==> flow/design.v <==
`timescale 1ns / 1ps
module TNS_dec_33(
    input wire clk,
    input wire rst_n,
    input wire [32:0] codein,
    output reg [30 - 1 : 0] dataout
    );
    wire [30 - 1 : 0] dataout_wire;
    assign dataout_wire = (codein[32]*847425747) + (codein[31]*564950498) + (codein[30]*282475249) + 
                    (codein[29]*121060821) + (codein[28]*80707214) + (codein[27]*40353607) + 
                    (codein[26]*17294403) + (codein[25]*11529602) + (codein[24]*5764801) + 
                    (codein[23]*2470629) + (codein[22]*1647086) + (codein[21]*823543) + 
                    (codein[20]*352947) + (codein[19]*235298) + (codein[18]*117649) + (codein[17]*50421) + (codein[16]*33614) + 
                    (codein[15]*16807) + (codein[14]*7203) + (codein[13]*4802) + (codein[12]*2401) + (codein[11]*1029) +
                    (codein[10]*686) + (codein[9]*343) + (codein[8]*147) + (codein[7]*98) + (codein[6]*49) +
                    (codein[5]*21) + (codein[4]*14) + (codein[3]*7) + (codein[2]*3) + (codein[1]*2) +
                    (codein[0]*1);
    always @(posedge clk or negedge rst_n) begin
        if (~rst_n) begin
            dataout <= 0;
        end
        else begin
            dataout <= dataout_wire;
        end
    end
endmodule
# Tool chain data of TNS_dec_33
# Tool output for the design above, in the order of the flow.
# Lines are those of the file above, counted from 1.
# Operators: Yosys type, input widths -> output width; for muxes data width and select width s.
# The mark n/a stands for no value.
# inputs
top	TNS_dec_33
clk_port	clk
lib	sky130hd
lib_corner	tt_025C_1v80

# Word-level counts
# Counts by Yosys on the flattened word-level netlist (proc, flatten, opt, wreduce; memories kept). Register bits leave out memories and registers merged into their read ports (data or address); mux counts leave out enables and synchronous resets folded into registers. Print and check cells are left out. Cells with the same type and inputs are merged into one.
# op_classes
n_addsub	32
mul	31
# ops
operator	n
$add 30x14->30	2
$add 30x17->30	2
$add 30x28->30	2
$add 30x30->30	2
$mul 1x26->27 const B	2
$mul 1x23->24 const B	2
$mul 1x20->21 const B	2
$mul 1x17->18 const B	2
$mul 1x15->16 const B	2
$mul 1x29->30 const B	1
$mul 1x30->30 const B	1
$add 30x1->30	1
$add 30x10->30	1
$add 30x11->30	1
$add 30x12->30	1
$add 30x13->30	1
$add 30x16->30	1
$add 30x18->30	1
$add 30x19->30	1
$add 30x2->30	1
$add 30x20->30	1
$add 30x21->30	1
$add 30x22->30	1
$add 30x23->30	1
$add 30x24->30	1
$add 30x25->30	1
$add 30x26->30	1
$add 30x27->30	1
# Other operator kinds: 22; their cells: 26.
# word_totals
reg_bits	30
inputBits	35
out_inout_bits	30
wordCells	64

# Depth
# Depth = most cells in a row (Yosys ltp): at word level without a register or memory, in the mapped netlist without a sequential cell, where the memories' decode and read muxes count.
# logic_depth
ltp_word	33
abc_area	1
depth_mapped	27
ltp_nobuf	27

# Synthesis result
# Source: synth_stat.txt of the flow (Yosys; design flattened, memories mapped). It holds for the ABC_AREA given above (unset counts as 0); a run with the other value may have another netlist.
# Totals and module areas in this step are rounded.
# by_type
cell_type	n	type_area_um2
sky130_fd_sc_hd__fa_1	193	3.86E+03
sky130_fd_sc_hd__ha_1	210	2627.52
sky130_fd_sc_hd__inv_1	406	1.52E+03
sky130_fd_sc_hd__dfrtp_1	30	750.72
sky130_fd_sc_hd__nand2_1	166	623.098
sky130_fd_sc_hd__nand3_1	28	140.134
sky130_fd_sc_hd__a21oi_1	18	90.086
sky130_fd_sc_hd__nor2_1	23	86.333
sky130_fd_sc_hd__xor2_1	9	78.826
sky130_fd_sc_hd__nor2_2	10	62.56
sky130_fd_sc_hd__nand2_2	9	56.304
sky130_fd_sc_hd__xnor2_1	6	52.55
sky130_fd_sc_hd__nand4_1	8	50.048
sky130_fd_sc_hd__o21bai_1	5	37.536
sky130_fd_sc_hd__nand3_2	3	30.029
sky130_fd_sc_hd__and2_1	4	25.024
sky130_fd_sc_hd__or2_2	3	18.768
sky130_fd_sc_hd__and3_1	2	12.512
# Not listed: further types 4, cells in them 4.
# mapped
cell_count	1137
yosys_area_um2	10200
seqArea_um2	751
ffs	30
buffers	0

# Timing after synthesis
# OpenSTA on the mapped netlist: ideal clock, no wires. The path of least setup slack (recovery checks aside). Input and output delay are each 20% of the period. Register names are those of the netlist, which keeps one name where synthesis merged equal registers.
# synth_path
path_kind	in2reg
start	input codein[27]
end	register dataout[17]
clock_period_ns	12.0
in_delay_ns	2.400
setup_ns	0.117
t_first_pin_ns	2.400
arrival_ns	7.600
required_time_ns	11.883
setup_slack_ns	4.284
delay_ns	5.317
path_stages	23
n_path_buf	0
synth_period_reached_ns	7.716
# "delay_ns" is the arrival time less input delay plus setup time.
# "path_stages" counts driving pins, that of a launching flip-flop among them; a cell with two outputs on the path counts twice.
# "synth_period_reached_ns" = period - worst setup slack (recovery checks aside). The figure is calculated, with input and output delays left at 20% of the set period.
# Between the ends stands the longest chain of elaborated cells between them, by number of cells; it is not shown to be the way that was timed. Of several equally long chains one is given.
# A line is the first line of the expression or statement that the cell stems from. Yosys adds cells for indexed reads and writes and turns some case tables into memories.
# synth_between
cell_sequence	sky130_fd_sc_hd__fa_1 sky130_fd_sc_hd__inv_1 sky130_fd_sc_hd__fa_1 sky130_fd_sc_hd__fa_1 sky130_fd_sc_hd__inv_1 sky130_fd_sc_hd__fa_1 sky130_fd_sc_hd__fa_1 sky130_fd_sc_hd__fa_1 sky130_fd_sc_hd__inv_1 sky130_fd_sc_hd__fa_1 sky130_fd_sc_hd__inv_1 sky130_fd_sc_hd__fa_1 sky130_fd_sc_hd__ha_1 sky130_fd_sc_hd__inv_1 sky130_fd_sc_hd__fa_1 sky130_fd_sc_hd__inv_1 sky130_fd_sc_hd__nand3_1 sky130_fd_sc_hd__nand3_2 sky130_fd_sc_hd__nand2_1 sky130_fd_sc_hd__nand2_2 sky130_fd_sc_hd__nand3_1 sky130_fd_sc_hd__nand3_1 sky130_fd_sc_hd__nand2_1
elab_chain_len	29
cone_cells	29
lines_between	2
cone_classes	28 x add/sub; 1 x mul
# synth_lines
item	line_no	rtl
from (decl)	5	input wire [32:0] codein,
$mul 1x26->27	10	(codein[29]*121060821) + (codein[28]*80707214) + (codein[27]*40353607) +
$add 30x27->30	9	assign dataout_wire = (codein[32]*847425747) + (codein[31]*564950498) + (codein[30]*282475249) +
$add 30x26->30	9
$add 30x25->30	9
$add 30x24->30	9
$add 30x23->30	9
$add 30x22->30	9
[... 15 more ...]	n/a
$add 30x7->30	9
$add 30x6->30	9
$add 30x5->30	9
$add 30x4->30	9
$add 30x3->30	9
$add 30x2->30	9
$add 30x1->30	9
to (assign)	20	dataout <= 0;
to (assign)	23	dataout <= dataout_wire;
to (decl)	6	output reg [30 - 1 : 0] dataout

# Worst path after layout
# Path of least setup slack in the final report of run A (OpenROAD, finished layout, wires in). Where an end is a register, its clock arrival counts in the times.
# layout_path
path_kind	in2reg
start	input codein[6]
end	register dataout[23]
clock_period_ns	8.8
in_delay_ns	1.76
setup_ns	0.11
t_first_pin_ns	1.76
arrival_ns	7.11
required_time_ns	8.97
setup_slack_ns	1.86
path_stages	21
n_path_buf	2
# Between the ends stands the longest chain of elaborated cells between them, by number of cells; it is not shown to be the way that was timed. Of several equally long chains one is given.
# layout_between
cell_sequence	sky130_fd_sc_hd__dlygate4sd2_1 sky130_fd_sc_hd__fa_2 sky130_fd_sc_hd__fa_1 sky130_fd_sc_hd__fa_1 sky130_fd_sc_hd__fa_2 sky130_fd_sc_hd__fa_2 sky130_fd_sc_hd__fa_1 sky130_fd_sc_hd__inv_1 sky130_fd_sc_hd__fa_1 sky130_fd_sc_hd__inv_2 sky130_fd_sc_hd__fa_1 sky130_fd_sc_hd__ha_2 sky130_fd_sc_hd__inv_2 sky130_fd_sc_hd__fa_2 sky130_fd_sc_hd__inv_2 sky130_fd_sc_hd__nand3_2 sky130_fd_sc_hd__nand3_4 sky130_fd_sc_hd__buf_4 sky130_fd_sc_hd__nand3_1 sky130_fd_sc_hd__nand4_1 sky130_fd_sc_hd__nand2_1
elab_chain_len	8
cone_cells	8
lines_between	2
cone_classes	7 x add/sub; 1 x mul
# layout_lines
item	line_no	rtl
from (decl)	5	input wire [32:0] codein,
$mul 1x6->7	15	(codein[10]*686) + (codein[9]*343) + (codein[8]*147) + (codein[7]*98) + (codein[6]*49) +
$add 30x7->30	9	assign dataout_wire = (codein[32]*847425747) + (codein[31]*564950498) + (codein[30]*282475249) +
$add 30x6->30	9
$add 30x5->30	9
$add 30x4->30	9
$add 30x3->30	9
$add 30x2->30	9
$add 30x1->30	9
to (assign)	20	dataout <= 0;
to (assign)	23	dataout <= dataout_wire;
to (decl)	6	output reg [30 - 1 : 0] dataout

Appendix: measured runs

Record of 4 stored runs of the RTL-to-layout flow on TNS_dec_33, platform sky130hd. The runs are unordered. Constraints: input delay and output delay 20% of the set period each, output load 0.01 pF.
"timing.achieved_period_ns": clock period set for the run, less the worst setup slack. It is reckoned from that one timing run; input and output delays stay at 20% of the period that was set.
"worst_path_time_ns" means the part of the period allowed to the worst setup path (the constraints hold back 20% at inputs and 20% at outputs) less its slack; where the path has registers, the arrival times of their clocks count too.
Values from the reports are rounded here.

Run A, flow files:
==> flow/run.sh <==
#!/bin/bash
# the make line also repeats the synthesis and layout settings of config.mk as NAME=value (left out here)
make -C /OpenROAD-flow-scripts/flow DESIGN_CONFIG=/design/flow/config.mk WORK_HOME=/design/flow/orfs CLKGATE_MAP_FILE= finish
==> flow/config.mk <==
export PLATFORM = sky130hd
export DESIGN_NAME = TNS_dec_33
export DESIGN_NICKNAME = TNS_dec_33
export VERILOG_FILES = /design/flow/design.v
export SDC_FILE = /design/flow/constraint.sdc
export NUM_CORES = 4
export LEC_CHECK = 0
export ABC_AREA = 1
export CAP_MARGIN = 20
export CORE_MARGIN = 2
export CORE_UTILIZATION = 40
export SETUP_SLACK_MARGIN = 1.84
export SLEW_MARGIN = 20
==> flow/constraint.sdc <==
create_clock -name core_clock -period 8.8 [get_ports {clk}]
set_input_delay 1.7600 -clock core_clock [delete_from_list [all_inputs] [get_ports {clk}]]
set_output_delay 1.7600 -clock core_clock [all_outputs]
set_load 0.01 [all_outputs]

==> results of run A, as CSV <==
result,value
post_synth_area_um2,10200
die_um2,26700
finish.stdcell_area_um2,12300
util_pct,48.9
setup_worst_slack_ns,1.86
tns_ns,0.000
timing.achieved_period_ns,6.942
worst_path_time_ns,5.18
timing.worst_path_kind,"in2reg"

Run B, flow files:
==> flow/run.sh <==
#!/bin/bash
# the make line also repeats the synthesis and layout settings of config.mk as NAME=value (left out here)
make -C /OpenROAD-flow-scripts/flow DESIGN_CONFIG=/design/flow/config.mk WORK_HOME=/design/flow/orfs CLKGATE_MAP_FILE= finish
==> flow/config.mk <==
export PLATFORM = sky130hd
export DESIGN_NAME = TNS_dec_33
export DESIGN_NICKNAME = TNS_dec_33
export VERILOG_FILES = /design/flow/design.v
export SDC_FILE = /design/flow/constraint.sdc
export NUM_CORES = 4
export LEC_CHECK = 0
export ABC_AREA = 0
export CAP_MARGIN = 20
export CELL_PAD_IN_SITES_DETAIL_PLACEMENT = 0
export CELL_PAD_IN_SITES_GLOBAL_PLACEMENT = 1
export CORE_MARGIN = 2
export CORE_UTILIZATION = 52
export CTS_CLUSTER_DIAMETER = 357
export CTS_CLUSTER_SIZE = 14
export GPL_ROUTABILITY_DRIVEN = 0
export MAX_ROUTING_LAYER = met4
export PLACE_DENSITY_LB_ADDON = 0.12
export SLEW_MARGIN = 0
==> flow/constraint.sdc <==
create_clock -name core_clock -period 6.41 [get_ports {clk}]
set_input_delay 1.2820 -clock core_clock [delete_from_list [all_inputs] [get_ports {clk}]]
set_output_delay 1.2820 -clock core_clock [all_outputs]
set_load 0.01 [all_outputs]

==> results of run B, as CSV <==
result,value
post_synth_area_um2,9510
die_um2,19400
finish.stdcell_area_um2,12500
util_pct,69.7
setup_worst_slack_ns,-0.689
tns_ns,-9.56
timing.achieved_period_ns,7.099
worst_path_time_ns,5.82
timing.worst_path_kind,"in2reg"

Run C, flow files:
==> flow/run.sh <==
#!/bin/bash
# the make line also repeats the synthesis and layout settings of config.mk as NAME=value (left out here)
make -C /OpenROAD-flow-scripts/flow DESIGN_CONFIG=/design/flow/config.mk WORK_HOME=/design/flow/orfs CLKGATE_MAP_FILE= finish
==> flow/config.mk <==
export PLATFORM = sky130hd
export DESIGN_NAME = TNS_dec_33
export DESIGN_NICKNAME = TNS_dec_33
export VERILOG_FILES = /design/flow/design.v
export SDC_FILE = /design/flow/constraint.sdc
export NUM_CORES = 4
export LEC_CHECK = 0
export ABC_AREA = 0
export CAP_MARGIN = 0
export CELL_PAD_IN_SITES_DETAIL_PLACEMENT = 1
export CORE_ASPECT_RATIO = 0.92
export CORE_MARGIN = 9
export CORE_UTILIZATION = 40
export GPL_TIMING_DRIVEN = 1
export HOLD_SLACK_MARGIN = 0.26
export MAX_ROUTING_LAYER = met4
export SETUP_SLACK_MARGIN = 1.54
export SLEW_MARGIN = 20
==> flow/constraint.sdc <==
create_clock -name core_clock -period 11.8 [get_ports {clk}]
set_input_delay 2.3600 -clock core_clock [delete_from_list [all_inputs] [get_ports {clk}]]
set_output_delay 2.3600 -clock core_clock [all_outputs]
set_load 0.01 [all_outputs]

==> results of run C, as CSV <==
result,value
post_synth_area_um2,9510
die_um2,29600
finish.stdcell_area_um2,10700
util_pct,46.3
setup_worst_slack_ns,2.46
tns_ns,0.000
timing.achieved_period_ns,9.341
worst_path_time_ns,6.98
timing.worst_path_kind,"in2reg"

Run D, flow files:
==> flow/run.sh <==
#!/bin/bash
# the make line also repeats the synthesis and layout settings of config.mk as NAME=value (left out here)
make -C /OpenROAD-flow-scripts/flow DESIGN_CONFIG=/design/flow/config.mk WORK_HOME=/design/flow/orfs CLKGATE_MAP_FILE= finish
==> flow/config.mk <==
export PLATFORM = sky130hd
export DESIGN_NAME = TNS_dec_33
export DESIGN_NICKNAME = TNS_dec_33
export VERILOG_FILES = /design/flow/design.v
export SDC_FILE = /design/flow/constraint.sdc
export NUM_CORES = 4
export LEC_CHECK = 0
export ABC_AREA = 1
export CAP_MARGIN = 20
export CORE_MARGIN = 2
export CORE_UTILIZATION = 40
export SLEW_MARGIN = 20
==> flow/constraint.sdc <==
create_clock -name core_clock -period 12.0 [get_ports {clk}]
set_input_delay 2.4000 -clock core_clock [delete_from_list [all_inputs] [get_ports {clk}]]
set_output_delay 2.4000 -clock core_clock [all_outputs]
set_load 0.01 [all_outputs]

==> results of run D, as CSV <==
result,value
post_synth_area_um2,10200
die_um2,26700
finish.stdcell_area_um2,11400
util_pct,45.5
setup_worst_slack_ns,3.30
tns_ns,0.000
timing.achieved_period_ns,8.701
worst_path_time_ns,6.30
timing.worst_path_kind,"in2reg"
